==> flow/design.v <==
`default_nettype none
module BobTop (
	clock,
	reset,
	rx,
	runway_override,
	emergency_override,
	tx,
	framing_error,
	runway_active,
	emergency,
	receiving,
	sending
);
	input wire clock;
	input wire reset;
	input wire rx;
	input wire [1:0] runway_override;
	input wire emergency_override;
	output wire tx;
	output wire framing_error;
	output wire [1:0] runway_active;
	output wire emergency;
	output wire receiving;
	output wire sending;
	wire [7:0] uart_rx_data;
	wire [7:0] uart_tx_data;
	wire uart_rx_valid;
	wire uart_tx_ready;
	wire uart_tx_send;
	UartRX #(
		.CLK_HZ(25000000),
		.BAUD_RATE(115200)
	) receiver(
		.clock(clock),
		.reset(reset),
		.rx(rx),
		.data(uart_rx_data),
		.done(uart_rx_valid),
		.framing_error(framing_error),
		.receiving(receiving)
	);
	UartTX #(
		.CLK_HZ(25000000),
		.BAUD_RATE(115200)
	) transmitter(
		.clock(clock),
		.reset(reset),
		.send(uart_tx_send),
		.data(uart_tx_data),
		.tx(tx),
		.ready(uart_tx_ready),
		.sending(sending)
	);
	reg [1:0] ro_temp;
	reg [1:0] ro_sync;
	reg eo_temp;
	reg eo_sync;
	always @(posedge clock) begin
		ro_temp <= runway_override;
		eo_temp <= emergency_override;
		ro_sync <= ro_temp;
		eo_sync <= eo_temp;
	end
	Bob bobby(
		.clock(clock),
		.reset(reset),
		.uart_rx_data(uart_rx_data),
		.uart_rx_valid(uart_rx_valid),
		.uart_tx_data(uart_tx_data),
		.uart_tx_ready(uart_tx_ready),
		.uart_tx_send(uart_tx_send),
		.runway_active(runway_active),
		.runway_override(ro_sync),
		.emergency_out(emergency),
		.emergency_override(eo_sync)
	);
endmodule
module Bob (
	clock,
	reset,
	uart_rx_data,
	uart_rx_valid,
	runway_override,
	emergency_override,
	uart_tx_data,
	uart_tx_ready,
	uart_tx_send,
	runway_active,
	emergency_out
);
	input wire clock;
	input wire reset;
	input wire [7:0] uart_rx_data;
	input wire uart_rx_valid;
	input wire [1:0] runway_override;
	input wire emergency_override;
	output wire [7:0] uart_tx_data;
	input wire uart_tx_ready;
	output wire uart_tx_send;
	output wire [1:0] runway_active;
	output wire emergency_out;
	wire [7:0] uart_request;
	wire uart_rd_request;
	wire uart_empty;
	wire runway_id;
	wire lock;
	wire unlock;
	reg [3:0] cleared_id_to_lock;
	wire sel_takeoff_id_lock;
	wire [9:0] runway;
	wire queue_takeoff_plane;
	wire unqueue_takeoff_plane;
	wire [3:0] cleared_takeoff_id;
	wire takeoff_fifo_full;
	wire takeoff_fifo_empty;
	wire queue_landing_plane;
	wire unqueue_landing_plane;
	wire [3:0] cleared_landing_id;
	wire landing_fifo_full;
	wire landing_fifo_empty;
	wire send_hold;
	wire send_say_ag;
	wire send_divert;
	wire send_divert_landing;
	wire send_valid_id;
	wire send_invalid_id;
	wire [1:0] send_clear;
	reg [7:0] reply_to_send;
	wire send_reply;
	wire queue_reply;
	wire reply_fifo_full;
	wire reply_fifo_empty;
	reg emergency;
	wire set_emergency;
	wire unset_emergency;
	reg [3:0] emergency_id;
	FIFO #(
		.WIDTH(8),
		.DEPTH(4)
	) uart_requests(
		.clock(clock),
		.reset(reset),
		.data_in(uart_rx_data),
		.we(uart_rx_valid),
		.re(uart_rd_request),
		.data_out({uart_request[7-:4], uart_request[3-:3], uart_request[0]}),
		.full(),
		.empty(uart_empty)
	);
	FIFO #(
		.WIDTH(4),
		.DEPTH(8)
	) takeoff_fifo(
		.clock(clock),
		.reset(reset),
		.data_in(uart_request[7-:4]),
		.we(queue_takeoff_plane),
		.re(unqueue_takeoff_plane),
		.data_out(cleared_takeoff_id),
		.full(takeoff_fifo_full),
		.empty(takeoff_fifo_empty)
	);
	FIFO #(
		.WIDTH(4),
		.DEPTH(8)
	) landing_fifo(
		.clock(clock),
		.reset(reset),
		.data_in(uart_request[7-:4]),
		.we(queue_landing_plane),
		.re(unqueue_landing_plane),
		.data_out(cleared_landing_id),
		.full(landing_fifo_full),
		.empty(landing_fifo_empty)
	);
	wire [3:0] new_id;
	reg [3:0] id_in;
	wire sel_diverted_id;
	wire take_id;
	wire release_id;
	wire id_full;
	wire [15:0] all_id;
	always @(*)
		if (sel_diverted_id)
			id_in = cleared_landing_id;
		else
			id_in = uart_request[7-:4];
	AircraftIDManager id_manager(
		.clock(clock),
		.reset(reset),
		.id_in(id_in),
		.release_id(release_id),
		.take_id(take_id),
		.id_out(new_id),
		.all_id(all_id),
		.full(id_full)
	);
	ReadRequestFsm fsm(
		.emergency(emergency_out),
		.clock(clock),
		.reset(reset),
		.uart_empty(uart_empty),
		.uart_request(uart_request),
		.takeoff_fifo_full(takeoff_fifo_full),
		.landing_fifo_full(landing_fifo_full),
		.takeoff_fifo_empty(takeoff_fifo_empty),
		.landing_fifo_empty(landing_fifo_empty),
		.reply_fifo_full(reply_fifo_full),
		.runway_active(runway_active),
		.all_id(all_id),
		.id_full(id_full),
		.emergency_id(emergency_id),
		.runway(runway),
		.uart_rd_request(uart_rd_request),
		.queue_takeoff_plane(queue_takeoff_plane),
		.queue_landing_plane(queue_landing_plane),
		.unqueue_takeoff_plane(unqueue_takeoff_plane),
		.unqueue_landing_plane(unqueue_landing_plane),
		.send_clear(send_clear),
		.send_hold(send_hold),
		.send_say_ag(send_say_ag),
		.send_divert(send_divert),
		.send_divert_landing(send_divert_landing),
		.send_invalid_id(send_invalid_id),
		.send_valid_id(send_valid_id),
		.queue_reply(queue_reply),
		.lock(lock),
		.unlock(unlock),
		.runway_id(runway_id),
		.set_emergency(set_emergency),
		.unset_emergency(unset_emergency),
		.take_id(take_id),
		.release_id(release_id),
		.sel_takeoff_id_lock(sel_takeoff_id_lock),
		.sel_diverted_id(sel_diverted_id)
	);
	always @(posedge clock)
		if (reset)
			reply_to_send <= 0;
		else if (send_clear[0] ^ send_clear[1]) begin
			if (send_clear[0]) begin
				reply_to_send[7-:4] <= cleared_takeoff_id;
				reply_to_send[3-:3] <= 3'b011;
				reply_to_send[0] <= runway_id;
			end
			else if (send_clear[1]) begin
				reply_to_send[7-:4] <= cleared_landing_id;
				reply_to_send[3-:3] <= 3'b011;
				reply_to_send[0] <= runway_id;
			end
		end
		else if (send_hold) begin
			reply_to_send[7-:4] <= uart_request[7-:4];
			reply_to_send[3-:3] <= 3'b100;
			reply_to_send[0] <= 1'b0;
		end
		else if (send_say_ag) begin
			reply_to_send[7-:4] <= uart_request[7-:4];
			reply_to_send[3-:3] <= 3'b101;
			reply_to_send[0] <= 1'b0;
		end
		else if (send_divert) begin
			reply_to_send[7-:4] <= uart_request[7-:4];
			reply_to_send[3-:3] <= 3'b110;
			reply_to_send[0] <= 1'b0;
		end
		else if (send_divert_landing) begin
			reply_to_send[7-:4] <= cleared_landing_id;
			reply_to_send[3-:3] <= 3'b110;
			reply_to_send[0] <= 1'b0;
		end
		else if (send_invalid_id) begin
			reply_to_send[7-:4] <= 4'd0;
			reply_to_send[3-:3] <= 3'b111;
			reply_to_send[0] <= 1'b1;
		end
		else if (send_valid_id) begin
			reply_to_send[7-:4] <= new_id;
			reply_to_send[3-:3] <= 3'b111;
			reply_to_send[0] <= 1'b0;
		end
	FIFO #(
		.WIDTH(8),
		.DEPTH(4)
	) uart_replies(
		.clock(clock),
		.reset(reset),
		.data_in(reply_to_send),
		.we(queue_reply),
		.re(send_reply),
		.data_out(uart_tx_data),
		.full(reply_fifo_full),
		.empty(reply_fifo_empty)
	);
	SendReplyFsm reply_fsm(
		.clock(clock),
		.reset(reset),
		.uart_tx_ready(uart_tx_ready),
		.reply_fifo_empty(reply_fifo_empty),
		.send_reply(send_reply),
		.uart_tx_send(uart_tx_send)
	);
	always @(*)
		if (sel_takeoff_id_lock)
			cleared_id_to_lock = cleared_takeoff_id;
		else
			cleared_id_to_lock = cleared_landing_id;
	RunwayManager runway_manager(
		.clock(clock),
		.reset(reset),
		.plane_id_unlock(uart_request[7-:4]),
		.plane_id_lock(cleared_id_to_lock),
		.runway_id(runway_id),
		.lock(lock),
		.unlock(unlock),
		.runway_active(runway_active),
		.runway_override(runway_override),
		.runway(runway)
	);
	always @(posedge clock)
		if (reset) begin
			emergency_id <= 4'd0;
			emergency <= 1'b0;
		end
		else if (set_emergency) begin
			emergency_id <= uart_request[7-:4];
			emergency <= 1'b1;
		end
		else if (unset_emergency)
			emergency <= 1'b0;
	assign emergency_out = emergency | emergency_override;
endmodule
module ReadRequestFsm (
	clock,
	reset,
	uart_empty,
	uart_request,
	takeoff_fifo_full,
	landing_fifo_full,
	takeoff_fifo_empty,
	landing_fifo_empty,
	reply_fifo_full,
	runway_active,
	emergency,
	all_id,
	id_full,
	emergency_id,
	runway,
	uart_rd_request,
	queue_takeoff_plane,
	queue_landing_plane,
	unqueue_takeoff_plane,
	unqueue_landing_plane,
	send_clear,
	send_hold,
	send_say_ag,
	send_divert,
	send_divert_landing,
	send_invalid_id,
	send_valid_id,
	queue_reply,
	lock,
	unlock,
	runway_id,
	set_emergency,
	unset_emergency,
	take_id,
	release_id,
	sel_takeoff_id_lock,
	sel_diverted_id
);
	input wire clock;
	input wire reset;
	input wire uart_empty;
	input wire [7:0] uart_request;
	input wire takeoff_fifo_full;
	input wire landing_fifo_full;
	input wire takeoff_fifo_empty;
	input wire landing_fifo_empty;
	input wire reply_fifo_full;
	input wire [1:0] runway_active;
	input wire emergency;
	input wire [15:0] all_id;
	input wire id_full;
	input wire [3:0] emergency_id;
	input wire [9:0] runway;
	output reg uart_rd_request;
	output reg queue_takeoff_plane;
	output reg queue_landing_plane;
	output reg unqueue_takeoff_plane;
	output reg unqueue_landing_plane;
	output reg [1:0] send_clear;
	output reg send_hold;
	output reg send_say_ag;
	output reg send_divert;
	output reg send_divert_landing;
	output reg send_invalid_id;
	output reg send_valid_id;
	output reg queue_reply;
	output reg lock;
	output reg unlock;
	output reg runway_id;
	output reg set_emergency;
	output reg unset_emergency;
	output reg take_id;
	output reg release_id;
	output reg sel_takeoff_id_lock;
	output reg sel_diverted_id;
	wire [3:0] plane_id;
	wire [2:0] msg_type;
	wire [1:0] msg_action;
	reg takeoff_first;
	reg reverse_takeoff_first;
	assign plane_id = uart_request[7-:4];
	assign msg_type = uart_request[3-:3];
	assign msg_action = uart_request[0];
	reg [2:0] state;
	reg [2:0] next_state;
	always @(*) begin
		uart_rd_request = 1'b0;
		queue_takeoff_plane = 1'b0;
		queue_landing_plane = 1'b0;
		unqueue_takeoff_plane = 1'b0;
		unqueue_landing_plane = 1'b0;
		send_clear = 2'b00;
		send_hold = 1'b0;
		send_say_ag = 1'b0;
		send_divert = 1'b0;
		send_divert_landing = 1'b0;
		send_invalid_id = 1'b0;
		send_valid_id = 1'b0;
		queue_reply = 1'b0;
		lock = 1'b0;
		unlock = 1'b0;
		runway_id = 1'b0;
		set_emergency = 1'b0;
		unset_emergency = 1'b0;
		take_id = 1'b0;
		release_id = 1'b0;
		sel_takeoff_id_lock = 1'b0;
		sel_diverted_id = 1'b0;
		reverse_takeoff_first = 1'b0;
		next_state = 3'b000;
		case (state)
			3'b000:
				if (uart_empty) begin
					if (emergency) begin
						if (!landing_fifo_empty) begin
							next_state = 3'b110;
							unqueue_landing_plane = 1'b1;
						end
						else
							next_state = 3'b000;
					end
					else if (runway_active != 2'b11) begin
						if (!takeoff_fifo_empty && !landing_fifo_empty) begin
							if (takeoff_first) begin
								next_state = 3'b100;
								unqueue_takeoff_plane = 1'b1;
							end
							else begin
								next_state = 3'b101;
								unqueue_landing_plane = 1'b1;
							end
						end
						else if (!takeoff_fifo_empty) begin
							next_state = 3'b100;
							unqueue_takeoff_plane = 1'b1;
						end
						else if (!landing_fifo_empty) begin
							next_state = 3'b101;
							unqueue_landing_plane = 1'b1;
						end
						else
							next_state = 3'b000;
					end
					else
						next_state = 3'b000;
				end
				else begin
					next_state = 3'b001;
					uart_rd_request = 1'b1;
				end
			3'b001:
				if (msg_type == 3'b000) begin
					if (all_id[plane_id]) begin
						next_state = 3'b010;
						if (msg_action == 1'b0) begin
							if (takeoff_fifo_full) begin
								send_divert = 1'b1;
								release_id = 1'b1;
							end
							else begin
								queue_takeoff_plane = 1'b1;
								send_hold = 1'b1;
							end
						end
						else if (msg_action == 1'b1) begin
							if (landing_fifo_full || emergency) begin
								send_divert = 1'b1;
								release_id = 1'b1;
							end
							else begin
								queue_landing_plane = 1'b1;
								send_hold = 1'b1;
							end
						end
					end
					else
						next_state = 3'b011;
				end
				else if (msg_type == 3'b001) begin
					if (all_id[plane_id]) begin
						next_state = 3'b011;
						if (!msg_action) begin
							if ((runway[4-:4] == plane_id) && runway[0])
								release_id = 1'b1;
							unlock = 1'b1;
							runway_id = 1'b0;
						end
						else if (msg_action) begin
							if ((runway[9-:4] == plane_id) && runway[5])
								release_id = 1'b1;
							unlock = 1'b1;
							runway_id = 1'b1;
						end
					end
					else
						next_state = 3'b011;
				end
				else if (msg_type == 3'b010) begin
					if (msg_action == 1'b1) begin
						if (!landing_fifo_empty) begin
							next_state = 3'b110;
							unqueue_landing_plane = 1'b1;
						end
						else
							next_state = 3'b000;
						set_emergency = 1'b1;
					end
					else if (msg_action == 1'b0) begin
						next_state = 3'b011;
						if (emergency_id == plane_id)
							unset_emergency = 1'b1;
						release_id = 1'b1;
					end
				end
				else if (msg_type == 3'b111) begin
					next_state = 3'b010;
					if (id_full)
						send_invalid_id = 1'b1;
					else begin
						send_valid_id = 1'b1;
						take_id = 1'b1;
					end
				end
				else begin
					next_state = 3'b010;
					send_say_ag = 1'b1;
				end
			3'b010:
				if (reply_fifo_full)
					next_state = 3'b010;
				else begin
					next_state = 3'b011;
					queue_reply = 1'b1;
				end
			3'b011:
				if (emergency) begin
					if (!landing_fifo_empty) begin
						next_state = 3'b110;
						unqueue_landing_plane = 1'b1;
					end
					else
						next_state = 3'b000;
				end
				else if (runway_active != 2'b11) begin
					if (!takeoff_fifo_empty && !landing_fifo_empty) begin
						if (takeoff_first) begin
							next_state = 3'b100;
							unqueue_takeoff_plane = 1'b1;
							reverse_takeoff_first = 1'b1;
						end
						else begin
							next_state = 3'b101;
							unqueue_landing_plane = 1'b1;
							reverse_takeoff_first = 1'b1;
						end
					end
					else if (!takeoff_fifo_empty) begin
						next_state = 3'b100;
						unqueue_takeoff_plane = 1'b1;
					end
					else if (!landing_fifo_empty) begin
						next_state = 3'b101;
						unqueue_landing_plane = 1'b1;
					end
					else
						next_state = 3'b000;
				end
				else
					next_state = 3'b000;
			3'b100: begin
				next_state = 3'b111;
				sel_takeoff_id_lock = 1'b1;
				if (!runway_active[0]) begin
					runway_id = 1'b0;
					lock = 1'b1;
					send_clear = 2'b01;
				end
				else if (!runway_active[1]) begin
					runway_id = 1'b1;
					lock = 1'b1;
					send_clear = 2'b01;
				end
			end
			3'b101: begin
				next_state = 3'b111;
				if (!runway_active[0]) begin
					runway_id = 1'b0;
					lock = 1'b1;
					send_clear = 2'b10;
				end
				else if (!runway_active[1]) begin
					runway_id = 1'b1;
					lock = 1'b1;
					send_clear = 2'b10;
				end
			end
			3'b110: begin
				next_state = 3'b111;
				send_divert_landing = 1'b1;
				sel_diverted_id = 1'b1;
				release_id = 1'b1;
			end
			3'b111: begin
				next_state = 3'b000;
				queue_reply = 1'b1;
			end
			default: next_state = 3'b000;
		endcase
	end
	always @(posedge clock)
		if (reset)
			state <= 3'b000;
		else
			state <= next_state;
	always @(posedge clock)
		if (reset)
			takeoff_first <= 1'b0;
		else if (reverse_takeoff_first)
			takeoff_first <= ~takeoff_first;
endmodule
module SendReplyFsm (
	clock,
	reset,
	uart_tx_ready,
	reply_fifo_empty,
	send_reply,
	uart_tx_send
);
	input wire clock;
	input wire reset;
	input wire uart_tx_ready;
	input wire reply_fifo_empty;
	output reg send_reply;
	output reg uart_tx_send;
	reg state;
	reg next_state;
	always @(*) begin
		send_reply = 1'b0;
		uart_tx_send = 1'b0;
		case (state)
			1'd0:
				if (reply_fifo_empty || !uart_tx_ready)
					next_state = 1'd0;
				else begin
					next_state = 1'd1;
					send_reply = 1'b1;
				end
			1'd1: begin
				next_state = 1'd0;
				uart_tx_send = 1'b1;
			end
			default: next_state = 1'd0;
		endcase
	end
	always @(posedge clock)
		if (reset)
			state <= 1'd0;
		else
			state <= next_state;
endmodule
module FIFO (
	clock,
	reset,
	data_in,
	we,
	re,
	data_out,
	full,
	empty
);
	parameter signed [31:0] WIDTH = 8;
	parameter signed [31:0] DEPTH = 4;
	input wire clock;
	input wire reset;
	input wire [WIDTH - 1:0] data_in;
	input wire we;
	input wire re;
	output reg [WIDTH - 1:0] data_out;
	output wire full;
	output wire empty;
	reg [(DEPTH * WIDTH) - 1:0] queue;
	reg [$clog2(DEPTH):0] count;
	reg [$clog2(DEPTH) - 1:0] put_ptr;
	reg [$clog2(DEPTH) - 1:0] get_ptr;
	assign empty = count == 0;
	assign full = count == DEPTH;
	always @(posedge clock)
		if (reset) begin
			count <= 0;
			get_ptr <= 0;
			put_ptr <= 0;
			data_out <= 0;
		end
		else if ((re && !empty) && we) begin
			data_out <= queue[get_ptr * WIDTH+:WIDTH];
			get_ptr <= get_ptr + 1;
			queue[put_ptr * WIDTH+:WIDTH] <= data_in;
			put_ptr <= put_ptr + 1;
		end
		else if (re && !empty) begin
			data_out <= queue[get_ptr * WIDTH+:WIDTH];
			get_ptr <= get_ptr + 1;
			count <= count - 1;
		end
		else if (we && !full) begin
			queue[put_ptr * WIDTH+:WIDTH] <= data_in;
			put_ptr <= put_ptr + 1;
			count <= count + 1;
		end
endmodule
module RunwayManager (
	clock,
	reset,
	plane_id_unlock,
	plane_id_lock,
	runway_id,
	lock,
	unlock,
	runway_override,
	runway_active,
	runway
);
	input wire clock;
	input wire reset;
	input wire [3:0] plane_id_unlock;
	input wire [3:0] plane_id_lock;
	input wire runway_id;
	input wire lock;
	input wire unlock;
	input wire [1:0] runway_override;
	output wire [1:0] runway_active;
	output reg [9:0] runway;
	assign runway_active[0] = runway[0] | runway_override[0];
	assign runway_active[1] = runway[5] | runway_override[1];
	always @(posedge clock)
		if (reset)
			runway <= 1'sb0;
		else if (lock && !unlock) begin
			if (runway_id) begin
				runway[9-:4] <= plane_id_lock;
				runway[5] <= 1'b1;
			end
			else begin
				runway[4-:4] <= plane_id_lock;
				runway[0] <= 1'b1;
			end
		end
		else if (!lock && unlock) begin
			if (runway_id) begin
				if (plane_id_unlock == runway[9-:4])
					runway[5] <= 1'b0;
			end
			else if (plane_id_unlock == runway[4-:4])
				runway[0] <= 1'b0;
		end
endmodule
module AircraftIDManager (
	clock,
	reset,
	id_in,
	release_id,
	take_id,
	id_out,
	all_id,
	full
);
	input wire clock;
	input wire reset;
	input wire [3:0] id_in;
	input wire release_id;
	input wire take_id;
	output wire [3:0] id_out;
	output wire [15:0] all_id;
	output wire full;
	reg [15:0] taken_id;
	reg [3:0] id_avail;
	assign all_id = taken_id;
	assign id_out = id_avail;
	assign full = taken_id == 16'hffff;
	always @(*) begin
		id_avail = 4'd0;
		case (1'b0)
			taken_id[0]: id_avail = 4'd0;
			taken_id[1]: id_avail = 4'd1;
			taken_id[2]: id_avail = 4'd2;
			taken_id[3]: id_avail = 4'd3;
			taken_id[4]: id_avail = 4'd4;
			taken_id[5]: id_avail = 4'd5;
			taken_id[6]: id_avail = 4'd6;
			taken_id[7]: id_avail = 4'd7;
			taken_id[8]: id_avail = 4'd8;
			taken_id[9]: id_avail = 4'd9;
			taken_id[10]: id_avail = 4'd10;
			taken_id[11]: id_avail = 4'd11;
			taken_id[12]: id_avail = 4'd12;
			taken_id[13]: id_avail = 4'd13;
			taken_id[14]: id_avail = 4'd14;
			taken_id[15]: id_avail = 4'd15;
			default: id_avail = 4'd0;
		endcase
	end
	always @(posedge clock)
		if (reset)
			taken_id <= 1'sb0;
		else if (release_id)
			taken_id[id_in] <= 1'b0;
		else if (take_id && !full)
			taken_id[id_avail] <= 1'b1;
endmodule
`default_nettype none
module UartRX (
	clock,
	reset,
	rx,
	data,
	done,
	framing_error,
	receiving
);
	parameter signed [31:0] CLK_HZ = 25000000;
	parameter signed [31:0] BAUD_RATE = 115200;
	input wire clock;
	input wire reset;
	input wire rx;
	output reg [7:0] data;
	output wire done;
	output wire framing_error;
	output wire receiving;
	wire start;
	wire tick;
	BaudRateGenerator #(
		.CLK_HZ(CLK_HZ),
		.BAUD_RATE(BAUD_RATE)
	) conductor(
		.clock(clock),
		.reset(reset),
		.start_rx(start),
		.start_tx(1'b0),
		.tick(tick)
	);
	wire collect_data;
	wire en_data_counter;
	wire clear_data_counter;
	reg [3:0] data_counter;
	wire done_data;
	always @(posedge clock)
		if (reset)
			data <= 1'sb0;
		else if (collect_data && tick) begin
			data <= data >> 1;
			data[7] <= rx;
		end
	assign done_data = data_counter == 4'd8;
	always @(posedge clock)
		if (reset || clear_data_counter)
			data_counter <= 1'sb0;
		else if (en_data_counter && tick)
			data_counter <= data_counter + 1'b1;
	UartRXFsm fsm(
		.clock(clock),
		.reset(reset),
		.tick(tick),
		.rx(rx),
		.done_data(done_data),
		.start(start),
		.collect_data(collect_data),
		.en_data_counter(en_data_counter),
		.clear_data_counter(clear_data_counter),
		.framing_error(framing_error),
		.done(done),
		.receiving(receiving)
	);
endmodule
module UartRXFsm (
	clock,
	reset,
	tick,
	rx,
	done_data,
	start,
	collect_data,
	en_data_counter,
	clear_data_counter,
	framing_error,
	done,
	receiving
);
	input wire clock;
	input wire reset;
	input wire tick;
	input wire rx;
	input wire done_data;
	output reg start;
	output reg collect_data;
	output reg en_data_counter;
	output reg clear_data_counter;
	output reg framing_error;
	output reg done;
	output reg receiving;
	reg [1:0] state;
	reg [1:0] next_state;
	always @(*) begin
		start = 1'b0;
		collect_data = 1'b0;
		en_data_counter = 1'b0;
		clear_data_counter = 1'b0;
		framing_error = 1'b0;
		done = 1'b0;
		receiving = 1'b0;
		next_state = 2'd0;
		case (state)
			2'd0:
				if (!rx) begin
					next_state = 2'd1;
					start = 1'b1;
				end
				else
					next_state = 2'd0;
			2'd1:
				if (tick && rx)
					next_state = 2'd0;
				else if (tick && !rx)
					next_state = 2'd2;
				else
					next_state = 2'd1;
			2'd2: begin
				if (tick && !done_data) begin
					next_state = 2'd2;
					collect_data = 1'b1;
					en_data_counter = 1'b1;
				end
				else if (tick && done_data) begin
					if (!rx) begin
						next_state = 2'd3;
						framing_error = 1'b1;
					end
					else begin
						next_state = 2'd0;
						clear_data_counter = 1'b1;
						done = 1'b1;
					end
				end
				else
					next_state = 2'd2;
				receiving = 1'b1;
			end
			2'd3: begin
				if (tick && rx) begin
					next_state = 2'd0;
					clear_data_counter = 1'b1;
				end
				else if (tick && !rx)
					next_state = 2'd3;
				framing_error = 1'b1;
			end
			default: next_state = 2'd0;
		endcase
	end
	always @(posedge clock)
		if (reset)
			state <= 2'd0;
		else
			state <= next_state;
endmodule
`default_nettype none
module UartTX (
	clock,
	reset,
	send,
	data,
	tx,
	ready,
	sending
);
	parameter signed [31:0] CLK_HZ = 25000000;
	parameter signed [31:0] BAUD_RATE = 115200;
	input wire clock;
	input wire reset;
	input wire send;
	input wire [7:0] data;
	output reg tx;
	output wire ready;
	output wire sending;
	wire start;
	wire tick;
	BaudRateGenerator #(
		.CLK_HZ(CLK_HZ),
		.BAUD_RATE(BAUD_RATE)
	) conductor(
		.clock(clock),
		.reset(reset),
		.start_rx(1'b0),
		.start_tx(start),
		.tick(tick)
	);
	wire en_data_counter;
	reg [3:0] data_counter;
	wire done_data;
	wire clear_data_counter;
	assign done_data = data_counter == 4'd8;
	always @(posedge clock)
		if (reset || clear_data_counter)
			data_counter <= 1'sb0;
		else if (en_data_counter && tick)
			data_counter <= data_counter + 1;
	reg [7:0] saved_data;
	reg data_bit;
	wire send_data;
	always @(posedge clock)
		if (reset)
			saved_data <= 1'sb0;
		else if (start)
			saved_data <= data;
		else if (send_data && tick)
			saved_data <= saved_data >> 1;
	always @(posedge clock)
		if (reset || start)
			data_bit <= 1'b0;
		else if (send_data && tick)
			data_bit <= saved_data[0];
	wire send_start_bit;
	wire send_stop_bit;
	always @(posedge clock)
		if (reset)
			tx <= 1'b1;
		else if (send_start_bit)
			tx <= 1'b0;
		else if (send_data)
			tx <= data_bit;
		else if (send_stop_bit)
			tx <= 1'b1;
		else
			tx <= 1'b1;
	UartTXFsm fsm(
		.clock(clock),
		.reset(reset),
		.send(send),
		.tick(tick),
		.done_data(done_data),
		.start(start),
		.send_start_bit(send_start_bit),
		.send_data(send_data),
		.send_stop_bit(send_stop_bit),
		.en_data_counter(en_data_counter),
		.clear_data_counter(clear_data_counter),
		.ready(ready),
		.sending(sending)
	);
endmodule
module UartTXFsm (
	clock,
	reset,
	send,
	tick,
	done_data,
	start,
	send_start_bit,
	send_data,
	send_stop_bit,
	en_data_counter,
	clear_data_counter,
	ready,
	sending
);
	input wire clock;
	input wire reset;
	input wire send;
	input wire tick;
	input wire done_data;
	output reg start;
	output reg send_start_bit;
	output reg send_data;
	output reg send_stop_bit;
	output reg en_data_counter;
	output reg clear_data_counter;
	output reg ready;
	output reg sending;
	reg [1:0] state;
	reg [1:0] next_state;
	always @(*) begin
		start = 1'b0;
		send_start_bit = 1'b0;
		send_data = 1'b0;
		send_stop_bit = 1'b0;
		en_data_counter = 1'b0;
		clear_data_counter = 1'b0;
		ready = 1'b0;
		sending = 1'b0;
		next_state = 2'd0;
		case (state)
			2'd0:
				if (send) begin
					next_state = 2'd1;
					start = 1'b1;
					send_start_bit = 1'b1;
				end
				else begin
					next_state = 2'd0;
					ready = 1'b1;
				end
			2'd1: begin
				if (tick) begin
					next_state = 2'd2;
					send_data = 1'b1;
					en_data_counter = 1'b1;
				end
				else begin
					next_state = 2'd1;
					send_start_bit = 1'b1;
				end
				sending = 1'b1;
			end
			2'd2: begin
				if (tick && done_data) begin
					next_state = 2'd3;
					send_stop_bit = 1'b1;
					clear_data_counter = 1'b1;
				end
				else begin
					next_state = 2'd2;
					send_data = 1'b1;
					en_data_counter = 1'b1;
				end
				sending = 1'b1;
			end
			2'd3: begin
				if (tick) begin
					next_state = 2'd0;
					ready = 1'b1;
				end
				else begin
					next_state = 2'd3;
					send_stop_bit = 1'b1;
				end
				sending = 1'b1;
			end
			default: next_state = 2'd0;
		endcase
	end
	always @(posedge clock)
		if (reset)
			state <= 2'd0;
		else
			state <= next_state;
endmodule
`default_nettype none
module BaudRateGenerator (
	clock,
	reset,
	start_rx,
	start_tx,
	tick
);
	parameter signed [31:0] CLK_HZ = 25000000;
	parameter signed [31:0] BAUD_RATE = 115200;
	input wire clock;
	input wire reset;
	input wire start_rx;
	input wire start_tx;
	output wire tick;
	parameter signed [31:0] DIVISOR = CLK_HZ / BAUD_RATE;
	reg [$clog2(DIVISOR) + 1:0] clockCount;
	assign tick = clockCount == DIVISOR;
	always @(posedge clock)
		if (reset | tick)
			clockCount <= 1'sb0;
		else if (start_rx)
			clockCount <= DIVISOR / 2;
		else if (start_tx)
			clockCount <= 1'sb0;
		else
			clockCount <= clockCount + 1'b1;
endmodule
Reports on BobTop
What the tools print for BobTop, step after step.
Lines are those of the file above, counted from 1.
Cell names lack the library's common part.
Not given: --
- top: BobTop
- clock: clock
- library: sky130hd
- library corner: tt_025C_1v80

Word-level counts
Counts by Yosys on the flattened word-level netlist (proc, flatten, opt, wreduce; memories kept). Register bits leave out memories and registers merged into their read ports (data or address). Print and check cells are left out.
- elaborated cells at 556
- bits in read-only memories: 0
- register bits at 286
- RAM bits at 0
- noted input bits: 6
- bits in latches: 0
- noted memory cells: 0
- noted output and inout port bits: 7
- word width x clocked read ports: 0
- muxes and demuxes: 281
- reductions and logical operators at 112
- equality and inequality tests: 40
- multipliers: 0
- add/sub/neg operators at 26
- bitwise operators at 32
- divide/modulo/power cells at 0
- noted $lt $le $gt $ge: 0
- noted shift-type cells: 16
- operators with widths (cell ; number):
    2-to-1 mux 32 bit ; 12
    2-to-1 mux 4 bit ; 35
    negator 5 -> 33 bit ; 4
    2-to-1 mux 1 bit ; 131
    bitwise AND 32 bit ; 4
    OR 32 bit ; 4
    inverter 32 bit ; 4
    2-to-1 mux 3 bit ; 34
    variable shift 4 x 33 -> 32 bit ; 2
    variable shift 4 x 33 -> 32 bit (first input constant) ; 2
    variable shift 8 x 33 -> 32 bit ; 2
    variable shift 8 x 33 -> 32 bit (first input constant) ; 2
    indexed select 32 x 6 -> 4 bit ; 2
    indexed select 32 x 6 -> 8 bit ; 2
    variable shift 1 x 5 -> 16 bit (first input constant) ; 3
    parallel mux 1 bit (select 2 bit) ; 24
    2-to-1 mux 8 bit ; 6
    2-to-1 mux 2 bit ; 22
    nonzero test 2 bit ; 18
    OR reduction 7 bit ; 5
    bitwise AND 16 bit ; 2
    OR 16 bit ; 2
    inverter 16 bit ; 2
    2-to-1 mux 16 bit ; 2
    parallel mux 1 bit (select 3 bit) ; 9
    logical AND 1 bit ; 25
    OR reduction 6 bit ; 4
    AND reduction 2 bit ; 11
Other operator kinds: 38; their cells: 132.

Depth
Yosys ltp: most cells in a row. Word level: on the elaborated netlist, between registers, memories and ports. Mapped: between sequential cells and ports; inverters and the memories' decode and read muxes count.
- depth after elaboration at 23
- noted ABC_AREA: 0
- noted mapped depth: 13
- noted mapped depth without buffers: 12

Synthesis result
The flow's flattened synthesis, as Yosys stat reports it; memories are mapped. The netlist is that of the ABC_AREA named above (0 if unset); the other value can give another one.
Totals and module areas in this step are rounded.
- cell types (type ; number ; area in all (µm²)):
    edfxtp_1 ; 128 ; 3.84E+03
    dfxtp_1 ; 167 ; 3.34E+03
    mux4_2 ; 34 ; 765.734
    mux2i_1 ; 63 ; 630.605
    nor2_1 ; 153 ; 574.301
    a22o_1 ; 62 ; 543.021
    nand2_1 ; 138 ; 517.997
    ha_1 ; 41 ; 512.992
    inv_1 ; 116 ; 435.418
    o21ai_0 ; 81 ; 405.389
    xnor2_1 ; 38 ; 332.819
    nand3_1 ; 50 ; 250.24
    xor2_1 ; 27 ; 236.477
    a21oi_1 ; 42 ; 210.202
    clkbuf_1 ; 48 ; 180.173
    nor3_1 ; 36 ; 180.173
    a211oi_1 ; 21 ; 157.651
    nand4_1 ; 20 ; 125.12
Other cell types: 51; their cells: 215.
- flip-flop cells at 295
- standard cells after synthesis: 1480
- sequential part of the area: 7190 µm²
- buffers at 65
- noted cell area after synthesis: 14900 µm²
By module: a second synthesis without flattening, with its own total; a netlist apart from the flattened one above.
- cells (unflattened synthesis): 1683
- area (unflattened synthesis): 16400 µm²
Rows give one instance, submodules left out.
- modules (module ; sequential area (µm²) ; area (µm²) ; instances ; cells):
    FIFO ; 1240 ; 2510 ; 2 ; 218
    FIFO ; 1260 ; 2420 ; 2 ; 241
    AircraftIDManager ; 320 ; 1360 ; 1 ; 178
    ReadRequestFsm ; 180 ; 1120 ; 1 ; 137
    BaudRateGenerator ; 200 ; 480 ; 2 ; 53
    Bob ; 260 ; 867 ; 1 ; 94
    UartTX ; 280 ; 651 ; 1 ; 72
    RunwayManager ; 200 ; 517 ; 1 ; 59
    UartRX ; 240 ; 493 ; 1 ; 59
    UartRXFsm ; 80.1 ; 223 ; 1 ; 24
    UartTXFsm ; 80.1 ; 221 ; 1 ; 27
    BobTop ; 120 ; 120 ; 1 ; 6
    SendReplyFsm ; 20.0 ; 42.5 ; 1 ; 3

Worst setup path after synthesis
OpenSTA on the mapped netlist: ideal clock, no wires. The path of least setup slack (recovery checks aside). Input and output delay are each 20% of the period. Register names are those of the netlist, which keeps one name where synthesis merged equal registers.
- path kind: input to output
- start: in rx
- end: out framing_error
- required time at 32000 ps
- buffers on the path at 1
- driving pins on the path: 3
- delay of the path at 679 ps
- noted external input delay: 8000 ps
- launch time at the first pin at 8000 ps
- slack at 23321 ps
- clock period: 40000 ps
- external output delay at 8000 ps
- arrival time at 8679 ps
- period reached after synthesis at 16679 ps
"delay of the path" is the arrival time less input delay plus setup time.
At an output port there is no setup time.
"driving pins on the path" counts driving pins, that of a launching flip-flop among them; a cell with two outputs on the path counts twice.
"period reached after synthesis" = period - worst setup slack (recovery checks aside). The figure is calculated, with input and output delays left at 20% of the set period.
The rows between start and end are the longest chain of elaborated cells between them; the timing report does not say that the signal goes this way. Where chains are equally long, one stands for them.
Each line given opens the expression or statement behind the cell; cells for indexed reads and writes are added by Yosys, which also makes memories of some case tables.
- cells stage by stage: clkbuf_1 -> nor4_1 -> a21o_1
- noted length of the longest elaborated chain: 4
- elaborated cells on any way between the ends: 4
- those cells by class: mux (4)
- RTL lines, path post-synthesis (item ; RTL line ; source):
    start, declared ; 17 ; input wire rx;
    2-to-1 mux 1 bit ; 967 ; if (!rx) begin
    2-to-1 mux 1 bit ; 966 ; else if (tick && done_data) begin
    2-to-1 mux 1 bit ; 961 ; if (tick && !done_data) begin
    parallel mux 1 bit (select 3 bit) ; 945 ; case (state)
    end, declared ; 21 ; output wire framing_error;

Timing after layout
Path of least setup slack in the final report of stored run 1 (OpenROAD, finished layout, wires in). Where an end is a register, its clock arrival counts in the times.
The report prints the path's times to 10 ps; the period is as set.
- path kind: input to output
- start: in rx
- end: out framing_error
- arrival time at 5070 ps
- clock period: 17900 ps
- noted external input delay: 3580 ps
- external output delay at 3580 ps
- buffers on the path at 2
- required time at 14320 ps
- launch time at the first pin at 3580 ps
- driving pins on the path: 4
- slack at 9250 ps
The rows between start and end are the longest chain of elaborated cells between them; the timing report does not say that the signal goes this way. Where chains are equally long, one stands for them.
- cells stage by stage: clkbuf_1 -> nor4_1 -> a21o_1 -> clkdlybuf4s50_1
- noted length of the longest elaborated chain: 4
- elaborated cells on any way between the ends: 4
- those cells by class: mux (4)
- RTL lines, path after layout (item ; RTL line ; source):
    start, declared ; 17 ; input wire rx;
    2-to-1 mux 1 bit ; 967 ; if (!rx) begin
    2-to-1 mux 1 bit ; 966 ; else if (tick && done_data) begin
    2-to-1 mux 1 bit ; 961 ; if (tick && !done_data) begin
    parallel mux 1 bit (select 3 bit) ; 945 ; case (state)
    end, declared ; 21 ; output wire framing_error;

Appendix: measured runs

Design BobTop on sky130hd. What follows are 3 stored runs of the flow, each under its own settings; their order means nothing. The constraints put input and output delay at 20% of the set period each and load the outputs with 0.01 pF.
"achieved period": clock period set for the run, less the worst setup slack. It is reckoned from that one timing run; input and output delays stay at 20% of the period that was set.
"critical path time": the worst setup path's part of the clock period (all of it between registers, 20% less for each end at a port) less its slack. A launch clock that arrives late makes it longer, a capture clock that arrives late makes it shorter.
"overall power" rests on the timing tool's default activity at the inputs, not on a simulated workload.
"critical path time" is given in steps of 10 ps.
Values from the reports are rounded here.

Stored run 1

==> flow/run.sh <==
#!/bin/bash
# the make line also repeats the synthesis and layout settings of config.mk as NAME=value (left out here)
make -C /OpenROAD-flow-scripts/flow DESIGN_CONFIG=/design/flow/config.mk WORK_HOME=/design/flow/orfs CLKGATE_MAP_FILE= finish
==> flow/config.mk <==
export PLATFORM = sky130hd
export DESIGN_NAME = BobTop
export DESIGN_NICKNAME = BobTop
export VERILOG_FILES = /design/flow/design.v
export SDC_FILE = /design/flow/constraint.sdc
export NUM_CORES = 4
export LEC_CHECK = 0
export CAP_MARGIN = 20
export CELL_PAD_IN_SITES_DETAIL_PLACEMENT = 2
export CELL_PAD_IN_SITES_GLOBAL_PLACEMENT = 0
export CORE_MARGIN = 4
export CORE_UTILIZATION = 39
export CTS_CLUSTER_DIAMETER = 166
export GPL_TIMING_DRIVEN = 0
export MAX_ROUTING_LAYER = met4
export PLACE_DENSITY = 0.81
export SETUP_SLACK_MARGIN = 1.33
export SLEW_MARGIN = 20
==> flow/constraint.sdc <==
create_clock -name core_clock -period 17.9 [get_ports {clock}]
set_input_delay 3.5800 -clock core_clock [delete_from_list [all_inputs] [get_ports {clock}]]
set_output_delay 3.5800 -clock core_clock [all_outputs]
set_load 0.01 [all_outputs]

Measured in stored run 1:
- noted the mapped cell area after synthesis: 14900 µm²
- noted the total die area: 41500 µm²
- noted the standard-cell area after routing: 17000 µm²
- final design utilization at 0.451
- lowest setup slack: 9250 ps
- noted the setup TNS: 0 ps
- lowest hold slack at 343 ps
- overall power at 2610 uW
- achieved period: 8647 ps
- noted the critical path time: 1490 ps
- class of the worst setup path: input to output

Stored run 2

==> flow/run.sh <==
#!/bin/bash
# the make line also repeats the synthesis and layout settings of config.mk as NAME=value (left out here)
make -C /OpenROAD-flow-scripts/flow DESIGN_CONFIG=/design/flow/config.mk WORK_HOME=/design/flow/orfs CLKGATE_MAP_FILE= finish
==> flow/config.mk <==
export PLATFORM = sky130hd
export DESIGN_NAME = BobTop
export DESIGN_NICKNAME = BobTop
export VERILOG_FILES = /design/flow/design.v
export SDC_FILE = /design/flow/constraint.sdc
export NUM_CORES = 4
export LEC_CHECK = 0
export CAP_MARGIN = 20
export CELL_PAD_IN_SITES_DETAIL_PLACEMENT = 2
export CORE_MARGIN = 4
export CORE_UTILIZATION = 28
export HOLD_SLACK_MARGIN = 0.01
export MAX_ROUTING_LAYER = met4
export SLEW_MARGIN = 40
==> flow/constraint.sdc <==
create_clock -name core_clock -period 17.5 [get_ports {clock}]
set_input_delay 3.5000 -clock core_clock [delete_from_list [all_inputs] [get_ports {clock}]]
set_output_delay 3.5000 -clock core_clock [all_outputs]
set_load 0.01 [all_outputs]

Measured in stored run 2:
- noted the mapped cell area after synthesis: 14900 µm²
- noted the total die area: 57100 µm²
- noted the standard-cell area after routing: 17000 µm²
- final design utilization at 0.324
- lowest setup slack: 8720 ps
- noted the setup TNS: 0 ps
- lowest hold slack at 341 ps
- overall power at 2540 uW
- achieved period: 8779 ps
- noted the critical path time: 1780 ps
- class of the worst setup path: input to output

Stored run 3

==> flow/run.sh <==
#!/bin/bash
# the make line also repeats the synthesis and layout settings of config.mk as NAME=value (left out here)
make -C /OpenROAD-flow-scripts/flow DESIGN_CONFIG=/design/flow/config.mk WORK_HOME=/design/flow/orfs CLKGATE_MAP_FILE= finish
==> flow/config.mk <==
export PLATFORM = sky130hd
export DESIGN_NAME = BobTop
export DESIGN_NICKNAME = BobTop
export VERILOG_FILES = /design/flow/design.v
export SDC_FILE = /design/flow/constraint.sdc
export NUM_CORES = 4
export LEC_CHECK = 0
export ABC_AREA = 1
export CAP_MARGIN = 20
export CELL_PAD_IN_SITES_GLOBAL_PLACEMENT = 2
export CORE_ASPECT_RATIO = 0.78
export CORE_MARGIN = 7
export CORE_UTILIZATION = 45
export CTS_CLUSTER_DIAMETER = 358
export CTS_CLUSTER_SIZE = 57
export GPL_ROUTABILITY_DRIVEN = 0
export PLACE_DENSITY = 0.36
export SLEW_MARGIN = 20
export TNS_END_PERCENT = 95
==> flow/constraint.sdc <==
create_clock -name core_clock -period 40.0 [get_ports {clock}]
set_input_delay 8.0000 -clock core_clock [delete_from_list [all_inputs] [get_ports {clock}]]
set_output_delay 8.0000 -clock core_clock [all_outputs]
set_load 0.01 [all_outputs]

Measured in stored run 3:
- noted the mapped cell area after synthesis: 15200 µm²
- noted the total die area: 39200 µm²
- noted the standard-cell area after routing: 16000 µm²
- final design utilization at 0.479
- lowest setup slack: 22700 ps
- noted the setup TNS: 0 ps
- lowest hold slack at 347 ps
- overall power at 673 uW
- achieved period: 17321 ps
- noted the critical path time: 1320 ps
- class of the worst setup path: input to output
